==> flow/design.v <==
`timescale 1ns / 1ps
module stages_rotation #(parameter data_width=16,angle_width=16,cordic_steps=16,stage_number=1)(
    input clk,
    input nreset,
    input enable,
    input signed [data_width-1:0] x_vec_in,
    input signed [data_width-1:0] y_vec_in,
    input signed [angle_width-1:0]angle_in,
    input signed [angle_width-1:0]target_angle,
    output signed [data_width-1:0] x_vec_out,
    output signed [data_width-1:0] y_vec_out,
    output reg signed [angle_width-1:0]angle_out,
    output reg signed [angle_width-1:0]target_angle_out,
    output reg done
    );
    wire signed [angle_width-1:0] atan [cordic_steps-1:0];
    assign atan[0] = 20'h02000; 
    assign atan[1] = 20'h012E4;
    assign atan[2] = 20'h009FB;
    assign atan[3] = 20'h00511;
    assign atan[4] = 20'h0028B;
    assign atan[5] = 20'h00145;
    assign atan[6] = 20'h000A2;
    assign atan[7] = 20'h00051;
    assign atan[8] = 20'h00028;
    assign atan[9] = 20'h00014;
    assign atan[10] = 20'h0000A;
    assign atan[11] = 20'h00005;
    assign atan[12] = 20'h00002;
    assign atan[13] = 20'h00001;
    assign atan[14] = 20'h00000;
    assign atan[15] = 20'h00000;
    reg signed [data_width-1:0]x_temp_out,y_temp_out;
    assign x_vec_out = x_temp_out;
    assign y_vec_out = y_temp_out;
    always @(posedge clk) begin
        if (~nreset) begin
            x_temp_out <= $signed({data_width{1'b0}});
            y_temp_out <= $signed({data_width{1'b0}});
				angle_out <= 0;
            done <= 1'b0;
        end
        else begin
            if (enable) begin
                if ($signed(target_angle) <= $signed(angle_in)) begin
                    x_temp_out <= x_vec_in + (y_vec_in>>>(stage_number-1));
                    y_temp_out <= y_vec_in - (x_vec_in>>>(stage_number-1));
                    angle_out <= angle_in - atan[stage_number-1];
                end
                else begin
                    x_temp_out <= x_vec_in - (y_vec_in>>>(stage_number-1));
                    y_temp_out <= y_vec_in + (x_vec_in>>>(stage_number-1));
                    angle_out <= angle_in + atan[(stage_number-1)];
                end
                target_angle_out <= target_angle;
                done <= 1'b1;
            end
            else begin
                x_temp_out <= $signed({data_width{1'b0}});
                y_temp_out <= $signed({data_width{1'b0}});
					 angle_out <= 0;
                done <= 1'b0;
            end
        end
    end
endmodule
`timescale 1ns / 1ps
module cordic_rotation_top#(parameter data_width=16,cordic_steps=16,angle_width=20)(
    input clk,
    input nreset,
    input enable,
    input signed [data_width-1:0] x_vec_in,
    input signed [data_width-1:0] y_vec_in,
    input [angle_width-1:0] target_angle,
    output wire signed  [data_width-1:0] x_vec_out,
    output wire signed  [data_width-1:0] y_vec_out,
    output reg done
    );
    wire signed [data_width-1:0] x [0:cordic_steps-1];
    wire signed [data_width-1:0] y [0:cordic_steps-1];
    wire signed [angle_width-1:0] angle_stages [0:cordic_steps-1];
    wire [1:cordic_steps] status;
	 reg signed [data_width-1+16:0] temp_x_vec_out,temp_y_vec_out;
	 wire done_last_stage;
	 reg signed [data_width-1:0] temp_x_vec_in,temp_y_vec_in;
	 reg [angle_width-1:0]temp_t_ang;
	 wire signed [angle_width-1:0] temp_target_angle [0:cordic_steps-1];
	 reg temp_enable;
	 always @(posedge clk) begin
		if(~nreset) begin
			temp_x_vec_in <= {data_width{1'b0}};
			temp_y_vec_in <= {data_width{1'b0}};
			temp_t_ang <= {angle_width{1'b0}};
			temp_enable <= 1'b0;
		end
		else begin
			if (enable) begin
				temp_enable <= 1'b1;				
				if ($signed(target_angle)>=$signed(20'h04000)) begin
				    if ($signed(target_angle)>=$signed(20'h08000)) begin
				        if ($signed(target_angle)>=$signed(20'h0C000)) begin
				            temp_x_vec_in <= x_vec_in;
                            temp_y_vec_in <= y_vec_in;
                            temp_t_ang <= $signed(target_angle) - $signed(20'h10000);
   				        end
				        else begin
				            temp_x_vec_in <= -x_vec_in;
                            temp_y_vec_in <= -y_vec_in;
                            temp_t_ang <= $signed(target_angle) - $signed(20'h08000);
				        end
				    end
				    else begin
                        temp_x_vec_in <= -x_vec_in;
                        temp_y_vec_in <= -y_vec_in;
                        temp_t_ang <= $signed(target_angle) - $signed(20'h08000);
  				    end
				end
                else if ($signed(target_angle)<=$signed(-20'h04000)) begin
                    if ($signed(target_angle)<=$signed(-20'h08000)) begin
                        if ($signed(target_angle)<=$signed(-20'h0C000)) begin
				            temp_x_vec_in <= x_vec_in;
                            temp_y_vec_in <= y_vec_in;
                            temp_t_ang <= $signed(target_angle) + $signed(20'h10000);
                        end
                        else begin
				            temp_x_vec_in <= -x_vec_in;
                            temp_y_vec_in <= -y_vec_in;
                            temp_t_ang <= $signed(target_angle) + $signed(20'h08000);
                        end
                    end
                    else begin
                        temp_x_vec_in <= -x_vec_in;
                        temp_y_vec_in <= -y_vec_in;
                        temp_t_ang <= $signed(target_angle) + $signed(20'h08000);
                    end
                end
				else begin
					temp_x_vec_in <= x_vec_in;
					temp_y_vec_in <= y_vec_in;
					temp_t_ang <= $signed(target_angle);
				end
			end
			else begin
				temp_enable <= 1'b0;
				temp_x_vec_in <= {data_width{1'b0}};
				temp_y_vec_in <= {data_width{1'b0}};
				temp_t_ang <= {angle_width{1'b0}};
			end
		end
	 end
    assign status[1] = temp_enable;
    assign x[0] = temp_x_vec_in;
    assign y[0] = temp_y_vec_in;
    assign angle_stages[0] = {angle_width{1'b0}};
    assign temp_target_angle[0] = temp_t_ang;
    genvar i;
    generate
        for (i=1;i<cordic_steps-1;i=i+1) begin:gen_rotation
            stages_rotation #(
                .data_width(data_width),
                .angle_width(angle_width),
                .cordic_steps(cordic_steps),
                .stage_number(i)
                )
            first(
                .clk(clk),
                .nreset(nreset),
                .enable(status[i]),
                .x_vec_in(x[i-1]),
                .y_vec_in(y[i-1]),
                .angle_in(angle_stages[i-1]),
                .target_angle(temp_target_angle[i-1]),
                .x_vec_out(x[i]),
                .y_vec_out(y[i]),
                .angle_out(angle_stages[i]),
                .target_angle_out(temp_target_angle[i]),
                .done(status[i+1])
                );
        end
    endgenerate
    stages_rotation #(
        .data_width(data_width),
        .angle_width(angle_width),
        .cordic_steps(cordic_steps),
        .stage_number(cordic_steps-1)
        )
    last(
        .clk(clk),
        .nreset(nreset),
        .enable(status[cordic_steps-1]),
        .x_vec_in(x[cordic_steps-2]),
        .y_vec_in(y[cordic_steps-2]),
        .angle_in(angle_stages[cordic_steps-2]),
        .target_angle(temp_target_angle[cordic_steps-2]),
        .x_vec_out(x[cordic_steps-1]),
        .y_vec_out(y[cordic_steps-1]),
        .angle_out(angle_stages[cordic_steps-1]),
        .target_angle_out(temp_target_angle[cordic_steps-1]),
        .done(done_last_stage)
        );
    reg counter;
	assign x_vec_out = temp_x_vec_out[data_width+7:8];
	assign y_vec_out = temp_y_vec_out[data_width+7:8];
	 always @(posedge clk) begin
        if (~nreset) begin
            done <= 1'b0;
        end
        else begin
            done <= done_last_stage;
            if (done_last_stage) begin
                    temp_x_vec_out <= $signed(x[cordic_steps-1])*$signed(16'b0000000010011011);
                    temp_y_vec_out <= $signed(y[cordic_steps-1])*$signed(16'b0000000010011011);
            end
        end
    end
endmodule
Step by step through the tools: cordic_rotation_top --
Tool output for the design above before and after an edit, in the order of the flow. Lines under "unedited" count in the file above, lines under "edited" in the edited file. "change": "edited" minus "unedited" as printed here. Cell names lack the library's common part. Not given: n/a
Design: top module cordic_rotation_top, clock input clk, cell library sky130hd, corner tt_025C_1v80

The edit --
Unified diff, file above to edited file. The edit is scripted: it alters the design's behaviour and was not made to optimise anything.
begin of diff
@@ -204,8 +204,6 @@
 	 always @(posedge clk) begin
         if (~nreset) begin
-            done <= 1'b0;
         end
         else begin
-            done <= done_last_stage;
             if (done_last_stage) begin
                     temp_x_vec_out <= $signed(x[cordic_steps-1])*$signed(16'b0000000010011011);
@@ -214,3 +212,4 @@
         end
     end
+	 always @(*) done = done_last_stage;
 endmodule
end of diff

After elaboration --
Source: Yosys, flattened and elaborated. Widths are those after wreduce. Registers that Yosys merges into a memory's read port (data or address) are not register bits. Print and check cells do not count. Equal cells are merged and count once.
Word-level totals:
- register bits after elaboration | unedited 1157, edited 1156, change -1
- input port bits | unedited 55, edited 55, change 0
- output and inout bits | unedited 33, edited 33, change 0
Cells by class:
- magnitude comparators | unedited 21, edited 21, change 0
- muxes and demuxes | unedited 78, edited 78, change 0
- $add $sub $neg | unedited 91, edited 91, change 0
- reductions and logical operators | unedited 17, edited 17, change 0
- multiply operators | unedited 2, edited 2, change 0
Unchanged operator kinds not shown: 73.

Longest topological paths --
Longest topological path by Yosys (ltp), each cell counted once; first at word level (registers and memories cut), then after technology mapping (sequential cells cut; the memories' decode and read muxes count).
Depth:
- depth after elaboration | unedited 5, edited 5, change 0
- ABC_AREA | unedited 0, edited 0
- gate-level depth with buffers | unedited 28, edited 28, change 0

Netlist --
Source: synth_stat.txt of the flow (Yosys; design flattened, memories mapped). It holds for the ABC_AREA given above (unset counts as 0); a run with the other value may have another netlist.
Synthesis totals:
- cell area after synthesis (µm²) | unedited 73810.8, edited 74036.0, change +225.2
- cell count | unedited 8108, edited 8125, change +17
- sequential part of the area (µm²) | unedited 25324.3, edited 25304.3, change -20.0
- flip-flop cells | unedited 1109, edited 1108, change -1
Cells by type:
- nand2_1 | unedited 355, edited 327, change -28
- xor2_1 | unedited 283, edited 257, change -26
- a21o_1 | unedited 251, edited 230, change -21
- a21oi_1 | unedited 487, edited 506, change +19
- mux2i_1 | unedited 45, edited 64, change +19
- xnor2_1 | unedited 450, edited 467, change +17
- mux2_2 | unedited 24, edited 41, change +17
- nand3_1 | unedited 84, edited 99, change +15
- a211oi_1 | unedited 51, edited 39, change -12
- nor2_1 | unedited 1044, edited 1035, change -9
- o21ai_0 | unedited 378, edited 369, change -9
- or3_1 | unedited 55, edited 64, change +9
- o211ai_1 | unedited 10, edited 17, change +7
- nor2b_1 | unedited 116, edited 122, change +6
- nand4_1 | unedited 68, edited 74, change +6
- nand3b_1 | unedited 11, edited 5, change -6
- clkbuf_1 | unedited 149, edited 144, change -5
- nand2b_1 | unedited 77, edited 82, change +5
Unchanged cell types not shown: 33. The list need not be complete. By module: a second synthesis without flattening, with its own total; a netlist apart from the flattened one above.
Second synthesis, totals:
- cells (unflattened synthesis) | unedited 9079, edited 9088, change +9
- area total of the unflattened synthesis (µm²) | unedited 81801.0, edited 81804.7, change +3.7
Each row is one instance without its submodules.
By module, unedited:
- cordic_rotation_top | cells 815, instances 1, sequential area 2042.0 µm², area 7936.4 µm²
- stages_rotation | cells 608, instances 1, sequential area 1641.6 µm², area 5096.1 µm²
- stages_rotation | cells 578, instances 1, sequential area 1661.6 µm², area 5083.6 µm²
- stages_rotation | cells 581, instances 1, sequential area 1661.6 µm², area 5068.6 µm²
- stages_rotation | cells 555, instances 1, sequential area 1661.6 µm², area 5066.1 µm²
- stages_rotation | cells 561, instances 1, sequential area 1661.6 µm², area 5063.6 µm²
- stages_rotation | cells 564, instances 1, sequential area 1661.6 µm², area 5057.4 µm²
- stages_rotation | cells 585, instances 1, sequential area 1661.6 µm², area 5026.1 µm²
- stages_rotation | cells 554, instances 1, sequential area 1661.6 µm², area 5006.1 µm²
- stages_rotation | cells 558, instances 1, sequential area 1661.6 µm², area 4984.8 µm²
- stages_rotation | cells 554, instances 1, sequential area 1661.6 µm², area 4946.0 µm²
- stages_rotation | cells 548, instances 1, sequential area 1661.6 µm², area 4939.7 µm²
- stages_rotation | cells 552, instances 1, sequential area 1661.6 µm², area 4918.5 µm²
- stages_rotation | cells 529, instances 1, sequential area 1661.6 µm², area 4882.2 µm²
unedited: Modules not listed: 2.
By module, edited:
- cordic_rotation_top | cells 824, instances 1, sequential area 2021.9 µm², area 7940.1 µm²
- stages_rotation | cells 608, instances 1, sequential area 1641.6 µm², area 5096.1 µm²
- stages_rotation | cells 578, instances 1, sequential area 1661.6 µm², area 5083.6 µm²
- stages_rotation | cells 581, instances 1, sequential area 1661.6 µm², area 5068.6 µm²
- stages_rotation | cells 555, instances 1, sequential area 1661.6 µm², area 5066.1 µm²
- stages_rotation | cells 561, instances 1, sequential area 1661.6 µm², area 5063.6 µm²
- stages_rotation | cells 564, instances 1, sequential area 1661.6 µm², area 5057.4 µm²
- stages_rotation | cells 585, instances 1, sequential area 1661.6 µm², area 5026.1 µm²
- stages_rotation | cells 554, instances 1, sequential area 1661.6 µm², area 5006.1 µm²
- stages_rotation | cells 558, instances 1, sequential area 1661.6 µm², area 4984.8 µm²
- stages_rotation | cells 554, instances 1, sequential area 1661.6 µm², area 4946.0 µm²
- stages_rotation | cells 548, instances 1, sequential area 1661.6 µm², area 4939.7 µm²
- stages_rotation | cells 552, instances 1, sequential area 1661.6 µm², area 4918.5 µm²
- stages_rotation | cells 529, instances 1, sequential area 1661.6 µm², area 4882.2 µm²
edited: Modules not listed: 2.

Path before layout --
Source: OpenSTA report_checks on the synthesized netlist (no wires, ideal clock, input and output delay 20% of the period each), path of least setup slack; recovery checks are left aside. Register names are those of the netlist, which keeps one name where synthesis merged equal registers.
Path post-synthesis:
- path type | unedited reg2reg, edited reg2reg
- start point | unedited reg (no name shown), edited reg (no name shown)
- end point | unedited reg gen_rotation[12].first.x_temp_out[15], edited reg gen_rotation[7].first.x_temp_out[14]
- buffers on the path | unedited 2, edited 2, change 0
- data arrival time (ps) | unedited 5577, edited 5615, change +38
- required time (ps) | unedited 5872, edited 5872, change 0
- path delay (ps) | unedited 5705, edited 5743, change +38
- clock period (ps) | unedited 6000, edited 6000, change 0
- stages | unedited 27, edited 26, change -1
- setup time (ps) | unedited 128, edited 128, change 0
- path slack (ps) | unedited 295, edited 258, change -37
- time at the first pin (ps) | unedited 0, edited 0, change 0
- synthesis period reached (ps) | unedited 5705, edited 5742, change +37
"path delay" = arrival - input delay + setup time. "stages": output pins that drive a net of the path, with the launching flip-flop's if there is one; two outputs of one cell count as two. "synthesis period reached" is the clock period less the worst setup slack; recovery checks do not enter. This is arithmetic on one report: input and output delays are still those of the set period (20% each). Between the ends stands the longest chain of elaborated cells between them, by number of cells; it is not shown to be the way that was timed. Of several equally long chains one is given. A line is the first line of the expression or statement that the cell stems from. Yosys adds cells for indexed reads and writes and turns some case tables into memories. A register here has more assigning lines than the two given.
On the way, post-synthesis, unedited: cell sequence edfxtp_1 ha_1 a21o_1 a21o_1 a21o_1 a21o_1 a221o_1 a221oi_1 nor2_1 a211oi_1 clkbuf_1 buf_1 nand2_1 o21ai_0 ha_1 a21o_1 a21o_1 a21o_1 a21oi_1 nor2b_1 o21a_1 o31a_1 o41ai_1 o21ai_0 a31oi_1 xnor2_1 nor2_1, cells in the longest elaborated chain 2, elaborated cells on any way between the ends 2, classes of those cells compare (1); mux (1)
Ends and longest elaborated chain, post-synthesis, unedited:
- from (decl) | line 13
- from (assign) | line 55
- 20-bit less-or-equal comparator | line 45
- 16-bit two-way mux | line 45
- to (assign) | line 46 | x_temp_out <= x_vec_in + (y_vec_in>>>(stage_number-1));
- to (assign) | line 51 | x_temp_out <= x_vec_in - (y_vec_in>>>(stage_number-1));
- to (decl) | line 33 | reg signed [data_width-1:0]x_temp_out,y_temp_out;
On the way, post-synthesis, edited: cell sequence edfxtp_1 ha_1 a21o_1 a21o_1 a21o_1 a21o_1 a221o_1 a2111o_1 o211ai_1 clkbuf_1 buf_1 nor2_1 xor2_1 ha_1 a21o_1 a21oi_1 o21bai_1 a21oi_1 nor2b_1 o21a_1 o21a_1 o21a_1 o41ai_1 o21ai_0 xnor2_1 nor2_1, cells in the longest elaborated chain 2, elaborated cells on any way between the ends 2, classes of those cells compare (1); mux (1)
Ends and longest elaborated chain, post-synthesis, edited:
- from (decl) | line 13
- from (assign) | line 55
- 20-bit less-or-equal comparator | line 45
- 16-bit two-way mux | line 45
- to (assign) | line 46 | x_temp_out <= x_vec_in + (y_vec_in>>>(stage_number-1));
- to (assign) | line 51 | x_temp_out <= x_vec_in - (y_vec_in>>>(stage_number-1));
- to (decl) | line 33 | reg signed [data_width-1:0]x_temp_out,y_temp_out;

Worst path after layout --
Path of least setup slack in the final report of each run of pair 1 (OpenROAD, finished layout, wires in). Where an end is a register, its clock arrival counts in the times. The report prints the path's times to 10 ps; the period is as set.
Path post-layout:
- path type | unedited reg2reg, edited reg2reg
- start point | unedited reg (no name shown), edited reg (no name shown)
- end point | unedited reg gen_rotation[7].first.y_temp_out[15], edited reg gen_rotation[4].first.x_temp_out[14]
- required time (ps) | unedited 6630, edited 6610, change -20
- path slack (ps) | unedited 250, edited 400, change +150
- clock period (ps) | unedited 6000, edited 6000, change 0
- data arrival time (ps) | unedited 6390, edited 6210, change -180
- time at the first pin (ps) | unedited 740, edited 750, change +10
- setup time (ps) | unedited 120, edited 130, change +10
- buffers on the path | unedited 0, edited 1, change +1
- stages | unedited 26, edited 26, change 0
Between the ends stands the longest chain of elaborated cells between them, by number of cells; it is not shown to be the way that was timed. Of several equally long chains one is given. A register here has more assigning lines than the two given.
On the way, post-layout, unedited: cell sequence edfxtp_1 ha_1 a21o_1 a21o_1 a21o_1 a211oi_1 o21bai_1 a31oi_1 mux2_2 o21ai_2 clkinvlp_4 o21ai_1 inv_1 ha_1 nor2b_1 o21ai_0 a21oi_1 o21ai_0 a21boi_0 o21ai_0 a21oi_1 o41ai_2 o21ai_0 a31oi_1 xnor2_1 nor2_1, cells in the longest elaborated chain 2, elaborated cells on any way between the ends 2, classes of those cells compare (1); mux (1)
Ends and longest elaborated chain, post-layout, unedited:
- from (decl) | line 13
- from (assign) | line 55
- 20-bit less-or-equal comparator | line 45
- 16-bit two-way mux | line 45
- to (assign) | line 39 | y_temp_out <= $signed({data_width{1'b0}});
- to (assign) | line 47 | y_temp_out <= y_vec_in - (x_vec_in>>>(stage_number-1));
- to (decl) | line 33 | reg signed [data_width-1:0]x_temp_out,y_temp_out;
On the way, post-layout, edited: cell sequence edfxtp_1 ha_1 a21o_1 a21o_1 a21o_1 a21o_1 a221o_1 a21oi_1 o21ai_0 a31o_2 buf_4 nor2_1 xor2_1 ha_1 a21o_1 a21oi_1 o21bai_1 a21oi_1 nor2b_1 o21a_1 o21a_1 o21a_1 o41ai_1 o21ai_0 xnor2_1 nor2_1, cells in the longest elaborated chain 2, elaborated cells on any way between the ends 2, classes of those cells compare (1); mux (1)
Ends and longest elaborated chain, post-layout, edited:
- from (decl) | line 13
- from (assign) | line 55
- 20-bit less-or-equal comparator | line 45
- 16-bit two-way mux | line 45
- to (assign) | line 46 | x_temp_out <= x_vec_in + (y_vec_in>>>(stage_number-1));
- to (assign) | line 51 | x_temp_out <= x_vec_in - (y_vec_in>>>(stage_number-1));
- to (decl) | line 33 | reg signed [data_width-1:0]x_temp_out,y_temp_out;

Layout results --
Both versions went through the flow (Yosys, OpenROAD) with the same settings in each pair. Constraints: input delay and output delay 20% of the set period each, output load 0.01 pF.
Settings, pair 1: CORE_UTILIZATION 40, PLACE_DENSITY 0.6, period_ns 6.0, CAP_MARGIN 20, CORE_MARGIN 2, SLEW_MARGIN 20
Measured results, pair 1:
- power consumption (mW) | unedited 16.903, edited 16.961, change +0.058
- worst hold slack in the final report (ps) | unedited 432, edited 421, change -11
- achieved period (ps) | unedited 5754, edited 5603, change -151
- die footprint (µm²) | unedited 187979.0, edited 188547.0, change +568.0
- worst setup slack after layout (ps) | unedited 246, edited 397, change +151
- chip area after synthesis (Yosys) (µm²) | unedited 73810.8, edited 74036.0, change +225.2
- standard-cell area after layout (µm²) | unedited 82145.0, edited 82364.0, change +219.0
Settings, pair 2: ABC_AREA 0, CAP_MARGIN 20, CELL_PAD_IN_SITES_DETAIL_PLACEMENT 1, CELL_PAD_IN_SITES_GLOBAL_PLACEMENT 0, CORE_ASPECT_RATIO 0.85, CORE_MARGIN 3, CORE_UTILIZATION 58, CTS_CLUSTER_DIAMETER 380, CTS_CLUSTER_SIZE 12, MAX_ROUTING_LAYER met4, PLACE_DENSITY_LB_ADDON 0.05, period_ns 8.03, SLEW_MARGIN 20
Measured results, pair 2:
- power consumption (mW) | unedited 11.467, edited 11.415, change -0.052
- worst hold slack in the final report (ps) | unedited 431, edited 443, change +12
- achieved period (ps) | unedited 6564, edited 6613, change +49
- die footprint (µm²) | unedited 131592.0, edited 131986.0, change +394.0
- worst setup slack after layout (ps) | unedited 1466, edited 1417, change -49
- chip area after synthesis (Yosys) (µm²) | unedited 73810.8, edited 74036.0, change +225.2
- standard-cell area after layout (µm²) | unedited 79393.6, edited 79626.4, change +232.8
"achieved period" is the run's clock period less its worst setup slack. It is reckoned from that one timing run; input and output delays stay at 20% of the period that was set. "power consumption" rests on the timing tool's default activity at the inputs, not on a simulated workload.
